==> flow/design.v <==
`timescale 1ns/1ns
module adder_1(input[11:0] a ,output[11:0] out);
	wire[11:0] b = 12'b000000000001;
	assign out = a + b;
endmodule
module adder(input[11:0] a , b , output[11:0] out);
	assign out = a + b ;
endmodule
`timescale 1ns/1ns
module alu(input[2:0] fun , input[7:0] a,b ,input cin , output logic[7:0] out , output logic zero,cout);
	always @(fun,a,b,cin)begin
    cout = 1'b0;
    case(fun)
      3'b000 : {cout,out} = a + b ;
      3'b001 : {cout,out} = a + b + cin;
      3'b010 : {cout,out} = a - b;
		  3'b011 : {cout,out} = a - b + cin;
		  3'b100 : out = a & b;
		  3'b101 : out = a | b;
		  3'b110 : out = a ^ b;
		  3'b111 : out = ~(a & b);
    endcase
	end
  assign zero = (out == 8'b0) ? 1 : 0;
endmodule
module controller(input[5:0] code,input ze,c,rst,output reg pop,push,memorywrite,memoryread,writeReg,selRR2,selALU2,selpc,ldz,ldc,selz,selc,output reg [1:0] selWD,selRet,output reg [2:0]ALUfn);
  always @(ze,c,code,rst)begin
    pop <= 1'b0;
    push <= 1'b0;
    memorywrite <= 1'b0;
    memoryread <= 1'b0;
    writeReg<= 1'b0;
    selRR2<= 1'b0;
    selALU2<= 1'b0;
    selRet<= 2'b00;
    selpc<= 1'b0;
    ldz<= 1'b0;
    ldc<= 1'b0;
    selz <= 1'b0;
    selc <= 1'b0;
    selWD<= 2'b00;
    ALUfn <= 3'b000;
    if (~rst)begin
    if (code[5:4] == 2'b00) begin
      ALUfn <= code[3:1];
      ldz <= 1'b1;
      ldc <= 1'b1;
      selALU2 <= 1'b1;
      writeReg <= 1'b1;
    end
    if (code [5:4] == 2'b01) begin
      ALUfn <= code[3:1];
      ldz <= 1'b1;
      ldc <= 1'b1;
      writeReg <= 1'b1;
    end
    if (code[5:3] == 3'b110) begin
      selz <= 1'b1;
      selc <= 1'b1;
      ldz <= 1'b1;
      ldc <= 1'b1;
      selWD <= 2'b10;
      writeReg <= 1'b1;
    end
    if (code[5:3] == 3'b100) begin
      selRR2 <= 1'b1;
      ALUfn <= 3'b000;
      if (code [2:1] == 2'b00) begin
        memoryread <= 1'b1;
        selWD<= 2'b01;
        writeReg <= 1'b1;
      end
      if (code [2:1] == 2'b01)begin
        memorywrite<= 1'b1;
      end
    end
    if (code[5:3] == 3'b101) begin
      case(code[2:1])
        2'b00 : selpc <= ze?1:0;
        2'b01 : selpc <= ze?0:1;
        2'b10 : selpc <= c?1:0;
        2'b11 : selpc <= c?0:1;
      endcase
    end
    if (code[5:2] == 4'b1110)begin
      selRet <= 2'b10;
      selpc <= 1'b1;
      if (code[1] == 1'b1)
        push <= 1'b1;
    end
    if (code[5:0] == 6'b111100) begin
      pop <= 1'b1;
      selRet <=2'b01;
    end
    end
  end
endmodule
`timescale 1ns / 1ns
module signExtender(extend, extended );
	input[7:0] extend;
	output[11:0] extended;
	assign extended[7:0] = extend[7:0];
	assign extended[11:8] = {4{extend[7]}};
endmodule
module ff(input in,ld,clk,rst,output logic out);
  always@(posedge clk,posedge rst) begin
    if(rst)
      out <= 1'b0;
    else if(ld)
      out <= in;
  end
endmodule
`timescale 1ns/1ns
module mux2_12(input[11:0] a , b ,input sel , output[11:0] out);
	assign out = (sel) ? b : a ;
endmodule
module mux2_8(input[7:0] a , b , input sel , output[7:0] out);
	assign out = (sel) ? b : a ;
endmodule
module mux2_3(input[2:0] a , b , input sel , output[2:0] out);
	assign out = (sel) ? b : a ;
endmodule
module mux2_1(input a , b , input sel , output out);
	assign out = (sel) ? b : a ;
endmodule
module mux3(input[7:0] a , b , c,input[1:0] sel,output[7:0] out);
  assign out = (sel == 2'b00)?a:(sel == 2'b01)? b:c;
endmodule
module mux3_12(input[11:0] a , b , c,input[1:0] sel,output[11:0] out);
  assign out = (sel == 2'b00)?a:(sel == 2'b01)? b:c;
endmodule
module pc(input[11:0] in,input clk,rst,output logic[11:0] pc);
  always@(posedge clk,posedge rst)begin
    if (rst)
      pc <= 12'b0;
    else
      pc <= in;
  end
endmodule
module registerFile(input[2:0] RR1,RR2,WR,input[7:0] WD,input W,clk,rst,output logic [7:0] RD1,RD2);
  logic[7:0][7:0] registers;
  assign RD1 = registers[RR1];
  assign RD2 = registers[RR2];
  always @(posedge clk,posedge rst)begin
    if (rst)
      registers <= '0;
    else if (W)
      registers[WR] <= WD;
  end
endmodule
`timescale 1ns/1ns
module shiftReg(input[7:0] Data,input[2:0]sc,input[1:0]fn,output logic[7:0] out,output logic c,z);
  logic [15:0] rotl, rotr;
  assign rotl = {Data, Data} << sc;
  assign rotr = {Data, Data} >> sc;
  always@(*)begin
    c = 1'b0;
    case (fn)
      2'b00 : begin
        out = Data << sc;
        if (sc != 3'd0) c = Data[3'd0 - sc];
      end
      2'b01 : begin
        out = Data >> sc;
        if (sc != 3'd0) c = Data[sc - 3'd1];
      end
      2'b10 : out = rotl[15:8];
      default : out = rotr[7:0];
    endcase
  end
  assign z = out?0:1;
endmodule
module stack(input[11:0] in,input push,pop,clk,rst,output logic[11:0] out);
  logic[7:0][11:0] memory;
  assign out = memory[0];
  always@(posedge clk,posedge rst)begin
    if (rst)
      memory <= '0;
    else begin
      if(pop)begin
        for (int i=1; i<8; i++)begin
          memory[i-1] <= memory[i];
        end
        memory[7] <= 12'b0;
      end
      else if (push)begin
        for (int i=0; i<7; i++)begin
          memory[7-i] <= memory[6-i];
        end
        memory[0] <= in;
      end
    end
  end
endmodule
module datapath(input pop,push,memorywrite,memoryread,writeReg,selRR2,selALU2,selpc,ldz,ldc,selz,selc,input [1:0] selWD,selRet,input  [2:0]ALUfn,input clk,rst, output ze,c,output [5:0] code,
                output [11:0] imem_addr, input [18:0] imem_data, output [7:0] dmem_addr, dmem_wdata, input [7:0] dmem_rdata);
  wire [11:0] pc_1 , ret;
  stack Stack(pc_1,push,pop,clk,rst,ret);
  wire[11:0] f_pc,next_pc;
  wire [18:0] ins;
  mux3_12 pc_ret(f_pc , ret , ins[11:0] , selRet ,next_pc);
  wire[11:0] pc;
  pc PC(next_pc ,clk,rst,pc);
  assign imem_addr = pc;
  assign ins = imem_data;
  wire [11:0]extended;
  signExtender Ex(ins[7:0], extended );
  adder_1 In(pc ,pc_1);
  wire[11:0] apc;
  adder Add(pc_1 , extended , apc);
  mux2_12 pc1_apc(pc_1 , apc , selpc , f_pc);
  wire [2:0] RR2;
  mux2_3 sel_RR2(ins[7:5] , ins[13:11] , selRR2, RR2);
  wire [7:0] Out,RD,ALUOut,WD;
  mux3 sel_WD( ALUOut,RD,Out, selWD,WD);
  wire[7:0] RD1,RD2;
  registerFile RF(ins[10:8],RR2,ins[13:11],WD,writeReg,clk,rst,RD1,RD2);
  wire[7:0] ALU2;
  mux2_8 sel_ALU2(ins[7:0] , RD2, selALU2,ALU2);
  wire zero,carry;
  alu Alu(ALUfn ,RD1,ALU2 ,c ,ALUOut ,zero,carry);
  wire shc,shz;
  shiftReg Shr(RD1,ins[7:5],ins[15:14],Out,shc,shz);
  wire ff1;
  mux2_1 sel_z(zero,shz,selz , ff1);
  ff ff_z(ff1,ldz,clk,rst,ze);
  wire ff2;
  mux2_1 sel_c(carry,shc,selc , ff2);
  ff ff_c(ff2,ldc,clk,rst,c);
  assign dmem_addr = ALUOut;
  assign dmem_wdata = RD2;
  assign RD = dmem_rdata;
  assign code = ins[18:13];
endmodule
`timescale 1ns/1ns
module CPU(input clk,rst,
           output [11:0] imem_addr, input [18:0] imem_data,
           output [7:0] dmem_addr, dmem_wdata, output dmem_we, dmem_re, input [7:0] dmem_rdata);
  wire pop,push,memorywrite,memoryread,writeReg,selRR2,selALU2,selpc,ldz,ldc,selz,selc;
  wire[1:0] selWD,selRet;
  wire[2:0] ALUfn;
  wire ze,c;
  wire[5:0] code;
  datapath dp(pop,push,memorywrite,memoryread,writeReg,selRR2,selALU2,selpc,ldz,ldc,selz,selc,selWD,selRet,ALUfn,clk,rst, ze,c,code,
              imem_addr, imem_data, dmem_addr, dmem_wdata, dmem_rdata);
  controller cl( code, ze,c,rst, pop,push,memorywrite,memoryread,writeReg,selRR2,selALU2,selpc,ldz,ldc,selz,selc,selWD,selRet,ALUfn);
  assign dmem_we = memorywrite;
  assign dmem_re = memoryread;
endmodule
==> reports on CPU <==
* From RTL to reports: CPU
Module CPU before and after one edit of its RTL, step after step. "original" refers to lines of the RTL above, "edited" to lines of the edited file. "difference" is "edited" less "original", of the values as shown; "relative change" is that difference over "original", in percent. Cell names lack the library's common part. The mark - stands for no value.
Set-up: top module CPU, clock input clk, library sky130hd, timing corner tt_025C_1v80

* Diff
The edit as a unified diff against the file above. The edit is scripted: it alters the design's behaviour and was not made to optimise anything.
begin of diff
@@ -17,5 +17,5 @@
 		  3'b011 : {cout,out} = a - b + cin;
 		  3'b100 : out = a & b;
-		  3'b101 : out = a | b;
+		  3'b101 : out = a & b;
 		  3'b110 : out = a ^ b;
 		  3'b111 : out = ~(a & b);
end of diff

* After elaboration
Yosys after proc, flatten, opt, wreduce and memory -nomap, before mapping. Memory bits, and registers merged into a memory's read port (data or address), are not among the register bits. Print and check cells are not counted. Equal cells are merged and count once.
Storage and ports:
- register bits after elaboration | original 174, edited 174, difference 0, relative change 0.00%
- input bits | original 29, edited 29, difference 0, relative change 0.00%
- output and inout port bits | original 30, edited 30, difference 0, relative change 0.00%
- word-level cells | original 134, edited 134, difference 0, relative change 0.00%
Cells by class:
- $add $sub $neg | original 9, edited 9, difference 0, relative change 0.00%
- equal/unequal tests | original 18, edited 18, difference 0, relative change 0.00%
- shift operators | original 10, edited 10, difference 0, relative change 0.00%
- mux-type cells | original 75, edited 75, difference 0, relative change 0.00%
- bitwise gates (word level) | original 7, edited 6, difference -1, relative change -14.29%
- reduce/logical cells | original 10, edited 11, difference +1, relative change +10.00%
Operator list:
- OR 8 bit | original 1, edited 0, difference -1, relative change -100.00%
- case mux 8 bit (select 8 bit) | original 1, edited 0, difference -1, relative change -100.00%
- case mux 8 bit (select 7 bit) | original 0, edited 1, difference +1
- OR reduction 2 bit | original 0, edited 1, difference +1
- two-way mux 1 bit | original 36, edited 36, difference 0, relative change 0.00%
- two-way mux 12 bit | original 19, edited 19, difference 0, relative change 0.00%
- equality test 3 bit (second input constant) | original 7, edited 7, difference 0, relative change 0.00%
- two-way mux 2 bit | original 7, edited 7, difference 0, relative change 0.00%
- two-way mux 3 bit | original 5, edited 5, difference 0, relative change 0.00%
- equality test 2 x 1 -> 1 bit (second input constant) | original 4, edited 4, difference 0, relative change 0.00%
- logical NOT 2 bit | original 4, edited 4, difference 0, relative change 0.00%
- two-way mux 8 bit | original 3, edited 3, difference 0, relative change 0.00%
- adder 9 x 1 -> 9 bit | original 2, edited 2, difference 0, relative change 0.00%
- equality test 2 bit (second input constant) | original 2, edited 2, difference 0, relative change 0.00%
- equality test 3 x 2 -> 1 bit (second input constant) | original 2, edited 2, difference 0, relative change 0.00%
- indexed select 64 x 7 -> 8 bit | original 2, edited 2, difference 0, relative change 0.00%
- indexed select 8 x 3 -> 1 bit | original 2, edited 2, difference 0, relative change 0.00%
- adder 12 x 1 -> 12 bit (second input constant) | original 1, edited 1, difference 0, relative change 0.00%
- adder 12 bit | original 1, edited 1, difference 0, relative change 0.00%
- adder 8 x 8 -> 9 bit | original 1, edited 1, difference 0, relative change 0.00%
- bitwise AND 64 bit | original 1, edited 1, difference 0, relative change 0.00%
- bitwise AND 8 bit | original 1, edited 1, difference 0, relative change 0.00%
- equality test 3 x 1 -> 1 bit (second input constant) | original 1, edited 1, difference 0, relative change 0.00%
- equality test 4 bit (second input constant) | original 1, edited 1, difference 0, relative change 0.00%
- equality test 6 bit (second input constant) | original 1, edited 1, difference 0, relative change 0.00%
- logical NOT 3 bit | original 1, edited 1, difference 0, relative change 0.00%
- logical NOT 8 bit | original 1, edited 1, difference 0, relative change 0.00%
- negator 6 -> 33 bit | original 1, edited 1, difference 0, relative change 0.00%
The list need not be complete.

* Depth
Depth = most cells in a row (Yosys ltp): at word level without a register or memory, in the mapped netlist without a sequential cell, where the memories' decode and read muxes count.
Logic depth:
- depth after elaboration | original 12, edited 12, difference 0, relative change 0.00%
- ABC_AREA | original 0, edited 0
- gate-level depth with buffers | original 21, edited 24, difference +3, relative change +14.29%
- gate-level depth less buffers | original 19, edited 20, difference +1, relative change +5.26%

* Mapped cells and area
Source: synth_stat.txt of the flow (Yosys; design flattened, memories mapped). It holds for the ABC_AREA given above (unset counts as 0); a run with the other value may have another netlist.
Cell types:
- a31oi_1 | original 2, edited 46, difference +44, relative change +2200.00%
- o21ai_0 | original 97, edited 57, difference -40, relative change -41.24%
- mux2i_1 | original 78, edited 39, difference -39, relative change -50.00%
- nor2_1 | original 143, edited 180, difference +37, relative change +25.87%
- nand2_1 | original 173, edited 201, difference +28, relative change +16.18%
- mux4_2 | original 48, edited 66, difference +18, relative change +37.50%
- a32o_1 | original 8, edited 25, difference +17, relative change +212.50%
- o21ai_1 | original 21, edited 5, difference -16, relative change -76.19%
- o31ai_1 | original 21, edited 6, difference -15, relative change -71.43%
- a21oi_1 | original 44, edited 54, difference +10, relative change +22.73%
- clkbuf_1 | original 59, edited 68, difference +9, relative change +15.25%
- inv_1 | original 55, edited 46, difference -9, relative change -16.36%
- ha_1 | original 50, edited 42, difference -8, relative change -16.00%
- buf_1 | original 10, edited 3, difference -7, relative change -70.00%
- o221ai_1 | original 3, edited 10, difference +7, relative change +233.33%
- a22o_1 | original 25, edited 31, difference +6, relative change +24.00%
- a21o_1 | original 15, edited 9, difference -6, relative change -40.00%
- o22ai_1 | original 50, edited 55, difference +5, relative change +10.00%
The list need not be complete.
Synthesis totals:
- cell count | original 1404, edited 1418, difference +14, relative change +1.00%
- cell area after synthesis (um2) | original 12866.1, edited 12854.8, difference -11.3, relative change -0.09%
- sequential part of the area (um2) | original 4354.2, edited 4354.2, difference 0.0, relative change 0.00%
- flip-flop cells | original 174, edited 174, difference 0, relative change 0.00%
- buffer cells | original 90, edited 95, difference +5, relative change +5.56%
By module: a second synthesis without flattening, with its own total; a netlist apart from the flattened one above.
Second synthesis, totals:
- cell total of the unflattened synthesis | original 1331, edited 1329, difference -2, relative change -0.15%
- area total of the unflattened synthesis (um2) | original 13309.0, edited 13332.8, difference +23.8, relative change +0.18%
Each row is one instance without its submodules.
Modules, original:
- stack | instances 1, cells 416, area 4486.8 um2, seq. area 2402.3 um2
- registerFile | instances 1, cells 260, area 3644.7 um2, seq. area 1601.5 um2
- alu | instances 1, cells 256, area 1759.2 um2, seq. area 0.0 um2
- shiftReg | instances 1, cells 149, area 1183.6 um2, seq. area 0.0 um2
- adder | instances 1, cells 59, area 503.0 um2, seq. area 0.0 um2
- pc | instances 1, cells 13, area 304.0 um2, seq. area 300.3 um2
- mux3_12 | instances 1, cells 39, area 249.0 um2, seq. area 0.0 um2
- controller | instances 1, cells 33, area 205.2 um2, seq. area 0.0 um2
- adder_1 | instances 1, cells 29, area 198.9 um2, seq. area 0.0 um2
- mux2_12 | instances 1, cells 13, area 183.9 um2, seq. area 0.0 um2
- mux3 | instances 1, cells 26, area 172.7 um2, seq. area 0.0 um2
- mux2_8 | instances 1, cells 9, area 131.4 um2, seq. area 0.0 um2
- signExtender | instances 1, cells 12, area 90.1 um2, seq. area 0.0 um2
- ff | instances 2, cells 3, area 43.8 um2, seq. area 25.0 um2
original: Further modules, not shown: 4.
Modules, edited:
- stack | instances 1, cells 416, area 4486.8 um2, seq. area 2402.3 um2
- registerFile | instances 1, cells 260, area 3644.7 um2, seq. area 1601.5 um2
- alu | instances 1, cells 254, area 1783.0 um2, seq. area 0.0 um2
- shiftReg | instances 1, cells 149, area 1183.6 um2, seq. area 0.0 um2
- adder | instances 1, cells 59, area 503.0 um2, seq. area 0.0 um2
- pc | instances 1, cells 13, area 304.0 um2, seq. area 300.3 um2
- mux3_12 | instances 1, cells 39, area 249.0 um2, seq. area 0.0 um2
- controller | instances 1, cells 33, area 205.2 um2, seq. area 0.0 um2
- adder_1 | instances 1, cells 29, area 198.9 um2, seq. area 0.0 um2
- mux2_12 | instances 1, cells 13, area 183.9 um2, seq. area 0.0 um2
- mux3 | instances 1, cells 26, area 172.7 um2, seq. area 0.0 um2
- mux2_8 | instances 1, cells 9, area 131.4 um2, seq. area 0.0 um2
- signExtender | instances 1, cells 12, area 90.1 um2, seq. area 0.0 um2
- ff | instances 2, cells 3, area 43.8 um2, seq. area 25.0 um2
edited: Further modules, not shown: 4.

* Worst setup path after synthesis
Source: OpenSTA report_checks on the synthesized netlist (no wires, ideal clock, input and output delay 20% of the period each), path of least setup slack; recovery checks are left aside. Register names are those of the netlist, which keeps one name where synthesis merged equal registers.
Timing path post-synthesis:
- path type | original in2out, edited in2out
- start point | original input port rst, edited input port imem_data[18]
- end point | original output port dmem_addr[6], edited output port dmem_addr[6]
- period (ns) | original 7.5, edited 7.5, difference 0.0, relative change 0.00%
- external input delay (ns) | original 1.500, edited 1.500, difference 0.000, relative change 0.00%
- output delay (ns) | original 1.500, edited 1.500, difference 0.000, relative change 0.00%
- time at the first pin (ns) | original 1.500, edited 1.500, difference 0.000, relative change 0.00%
- arrival (ns) | original 6.807, edited 6.438, difference -0.369, relative change -5.42%
- data required time (ns) | original 6.000, edited 6.000, difference 0.000, relative change 0.00%
- slack (ns) | original -0.807, edited -0.438, difference +0.369
- delay of the path (ns) | original 5.307, edited 4.938, difference -0.369, relative change -6.95%
- stages on the path | original 9, edited 19, difference +10, relative change +111.11%
- path buffers | original 1, edited 3, difference +2, relative change +200.00%
- synthesis period reached (ns) | original 8.307, edited 7.938, difference -0.369, relative change -4.44%
"delay of the path" = arrival - input delay + setup time. At an output port there is no setup time. "stages on the path": output pins that drive a net of the path, with the launching flip-flop's if there is one; two outputs of one cell count as two. "synthesis period reached" = period - worst setup slack (recovery checks aside). The figure is calculated, with input and output delays left at 20% of the set period. Between the ends stands the longest chain of elaborated cells between them, by number of cells; it is not shown to be the way that was timed. Of several equally long chains one is given. Each line given opens the expression or statement behind the cell; cells for indexed reads and writes are added by Yosys, which also makes memories of some case tables.
On the way, post-synthesis, original: cell sequence clkbuf_1 > inv_1 > nand4b_1 > nor2_1 > and2_1 > a211oi_1 > a21oi_1 > o21ai_1 > inv_1, cells in the longest elaborated chain 7, elaborated cells between the ends (all ways) 23, those cells by class add/sub: 4; eq/ne: 7; shift: 1; mux: 6; logic: 4; reduce/logical: 1
Ends and longest elaborated chain, post-synthesis, original:
- start, declared | RTL line 236 | module CPU(input clk,rst,
- two-way mux 1 bit | RTL line 43 | if (~rst)begin
- two-way mux 3 bit | RTL line 121 | assign out = (sel) ? b : a ;
- indexed select 64 x 7 -> 8 bit | RTL line 143 | assign RD2 = registers[RR2];
- two-way mux 8 bit | RTL line 118 | assign out = (sel) ? b : a ;
- subtractor 8 x 8 -> 9 bit | RTL line 17 | 3'b011 : {cout,out} = a - b + cin;
- adder 9 x 1 -> 9 bit | RTL line 17
- case mux 8 bit (select 8 bit) | RTL line 13 | case(fun)
- end, declared | RTL line 238 | output [7:0] dmem_addr, dmem_wdata, output dmem_we, dmem_re, input [7:0] dmem_rdata);
On the way, post-synthesis, edited: cell sequence nor2b_1 > clkbuf_1 > and2_1 > clkbuf_1 > nor2_1 > a21oi_1 > buf_2 > mux4_2 > mux2_2 > mux2_2 > ha_1 > fa_1 > xnor2_1 > a2111oi_1 > o221ai_1 > o31a_1 > o31ai_1 > a31oi_1 > a21oi_1, cells in the longest elaborated chain 9, elaborated cells between the ends (all ways) 31, those cells by class add/sub: 4; eq/ne: 9; shift: 1; mux: 11; logic: 3; reduce/logical: 3
Ends and longest elaborated chain, post-synthesis, edited:
- start, declared | RTL line 237 | output [11:0] imem_addr, input [18:0] imem_data,
- equality test 3 bit | RTL line 65 | if (code[5:3] == 3'b100) begin
- two-way mux 1 bit | RTL line 65
- two-way mux 1 bit | RTL line 43 | if (~rst)begin
- two-way mux 3 bit | RTL line 121 | assign out = (sel) ? b : a ;
- indexed select 64 x 7 -> 8 bit | RTL line 143 | assign RD2 = registers[RR2];
- two-way mux 8 bit | RTL line 118 | assign out = (sel) ? b : a ;
- subtractor 8 x 8 -> 9 bit | RTL line 17 | 3'b011 : {cout,out} = a - b + cin;
- adder 9 x 1 -> 9 bit | RTL line 17
- case mux 8 bit (select 7 bit) | RTL line 13 | case(fun)
- end, declared | RTL line 238 | output [7:0] dmem_addr, dmem_wdata, output dmem_we, dmem_re, input [7:0] dmem_rdata);
Some nets on the timed path still bear RTL names; the line given drives or declares the net.
Nets with RTL names, path post-synthesis, edited (RTL line):
- dmem_wdata[0] | 143

* Worst path after layout
From the final timing report of the runs of set A: the path of least setup slack in the routed layout; clock arrival at registers is part of the times.
Timing path after layout:
- path type | original in2out, edited in2out
- start point | original input port imem_data[16], edited input port imem_data[11]
- end point | original output port dmem_addr[7], edited output port dmem_addr[7]
- period (ns) | original 7.5, edited 7.5, difference 0.0, relative change 0.00%
- external input delay (ns) | original 1.50, edited 1.50, difference 0.00, relative change 0.00%
- output delay (ns) | original 1.50, edited 1.50, difference 0.00, relative change 0.00%
- time at the first pin (ns) | original 1.50, edited 1.50, difference 0.00, relative change 0.00%
- arrival (ns) | original 5.81, edited 5.89, difference +0.08, relative change +1.38%
- data required time (ns) | original 6.00, edited 6.00, difference 0.00, relative change 0.00%
- slack (ns) | original 0.19, edited 0.11, difference -0.08
- stages on the path | original 19, edited 15, difference -4, relative change -21.05%
- path buffers | original 6, edited 2, difference -4, relative change -66.67%
Between the ends stands the longest chain of elaborated cells between them, by number of cells; it is not shown to be the way that was timed. Of several equally long chains one is given.
On the way, after layout, original: cell sequence dlygate4sd2_1 > nor4b_4 > buf_6 > nor2_2 > a21oi_4 > buf_6 > buf_6 > mux4_2 > mux2i_1 > buf_4 > a21o_1 > ha_1 > or4_4 > a311o_1 > mux2_4 > a2111o_1 > o221ai_2 > inv_1 > buf_2, cells in the longest elaborated chain 9, elaborated cells between the ends (all ways) 27, those cells by class add/sub: 4; eq/ne: 8; shift: 1; mux: 9; logic: 4; reduce/logical: 1
Ends and longest elaborated chain, after layout, original:
- start, declared | RTL line 237 | output [11:0] imem_addr, input [18:0] imem_data,
- equality test 3 bit | RTL line 65 | if (code[5:3] == 3'b100) begin
- two-way mux 1 bit | RTL line 65
- two-way mux 1 bit | RTL line 43 | if (~rst)begin
- two-way mux 3 bit | RTL line 121 | assign out = (sel) ? b : a ;
- indexed select 64 x 7 -> 8 bit | RTL line 143 | assign RD2 = registers[RR2];
- two-way mux 8 bit | RTL line 118 | assign out = (sel) ? b : a ;
- subtractor 8 x 8 -> 9 bit | RTL line 17 | 3'b011 : {cout,out} = a - b + cin;
- adder 9 x 1 -> 9 bit | RTL line 17
- case mux 8 bit (select 8 bit) | RTL line 13 | case(fun)
- end, declared | RTL line 238 | output [7:0] dmem_addr, dmem_wdata, output dmem_we, dmem_re, input [7:0] dmem_rdata);
On the way, after layout, edited: cell sequence clkdlybuf4s50_1 > a21oi_4 > mux4_2 > mux2_4 > mux2_4 > ha_4 > fa_2 > or2_4 > a211oi_4 > o211ai_1 > nor4_2 > xor2_1 > nor2_1 > o311a_1 > buf_2, cells in the longest elaborated chain 6, elaborated cells between the ends (all ways) 11, those cells by class add/sub: 4; shift: 1; mux: 3; logic: 3
Ends and longest elaborated chain, after layout, edited:
- start, declared | RTL line 237 | output [11:0] imem_addr, input [18:0] imem_data,
- two-way mux 3 bit | RTL line 121 | assign out = (sel) ? b : a ;
- indexed select 64 x 7 -> 8 bit | RTL line 143 | assign RD2 = registers[RR2];
- two-way mux 8 bit | RTL line 118 | assign out = (sel) ? b : a ;
- subtractor 8 x 8 -> 9 bit | RTL line 17 | 3'b011 : {cout,out} = a - b + cin;
- adder 9 x 1 -> 9 bit | RTL line 17
- case mux 8 bit (select 7 bit) | RTL line 13 | case(fun)
- end, declared | RTL line 238 | output [7:0] dmem_addr, dmem_wdata, output dmem_we, dmem_re, input [7:0] dmem_rdata);

* Layout results
Both versions went through the flow (Yosys, OpenROAD) with the same settings in each pair. Constraints: input delay and output delay 20% of the set period each, output load 0.01 pF.
Flow settings, set A: CORE_UTILIZATION 40, period_ns 7.5, CAP_MARGIN 20, CORE_MARGIN 2, SLEW_MARGIN 20
Measured results, set A:
- Yosys chip area after synthesis (um2) | original 12866.1, edited 12854.8, difference -11.3, relative change -0.09%
- die size (um2) | original 33615.4, edited 33587.9, difference -27.5, relative change -0.08%
- standard-cell area after routing (um2) | original 15665.0, edited 15427.3, difference -237.7, relative change -1.52%
- utilization after routing (%) | original 49.5, edited 48.8, difference -0.7
- worst setup slack after layout (ns) | original 0.195, edited 0.113, difference -0.082
- total negative slack (ns) | original 0.000, edited 0.000, difference 0.000
- smallest hold slack (ns) | original 0.487, edited 0.506, difference +0.019
- power (W) | original 0.005157, edited 0.005452, difference +0.000295, relative change +5.72%
- clock period achieved (ns) | original 7.305, edited 7.387, difference +0.082, relative change +1.12%
Flow settings, set B: ABC_AREA 1, CAP_MARGIN 25, CORE_ASPECT_RATIO 0.78, CORE_MARGIN 8, CORE_UTILIZATION 65, CTS_CLUSTER_SIZE 69, MAX_ROUTING_LAYER met4, PLACE_DENSITY_LB_ADDON 0.22, TNS_END_PERCENT 10, period_ns 6.14, SLEW_MARGIN 20
Measured results, set B:
- Yosys chip area after synthesis (um2) | original 12662.1, edited 12296.8, difference -365.3, relative change -2.88%
- die size (um2) | original 24237.0, edited 23609.3, difference -627.7, relative change -2.59%
- standard-cell area after routing (um2) | original 15607.5, edited 14948.1, difference -659.4, relative change -4.22%
- utilization after routing (%) | original 81.1, edited 80.6, difference -0.5
- worst setup slack after layout (ns) | original 0.028, edited 0.099, difference +0.071
- total negative slack (ns) | original 0.000, edited 0.000, difference 0.000
- smallest hold slack (ns) | original 0.482, edited 0.481, difference -0.001
- power (W) | original 0.00557, edited 0.005431, difference -0.000139, relative change -2.50%
- clock period achieved (ns) | original 6.112, edited 6.041, difference -0.071, relative change -1.16%
"clock period achieved": clock period set for the run, less the worst setup slack. It is reckoned from that one timing run; input and output delays stay at 20% of the period that was set. "power" rests on the timing tool's default activity at the inputs, not on a simulated workload.
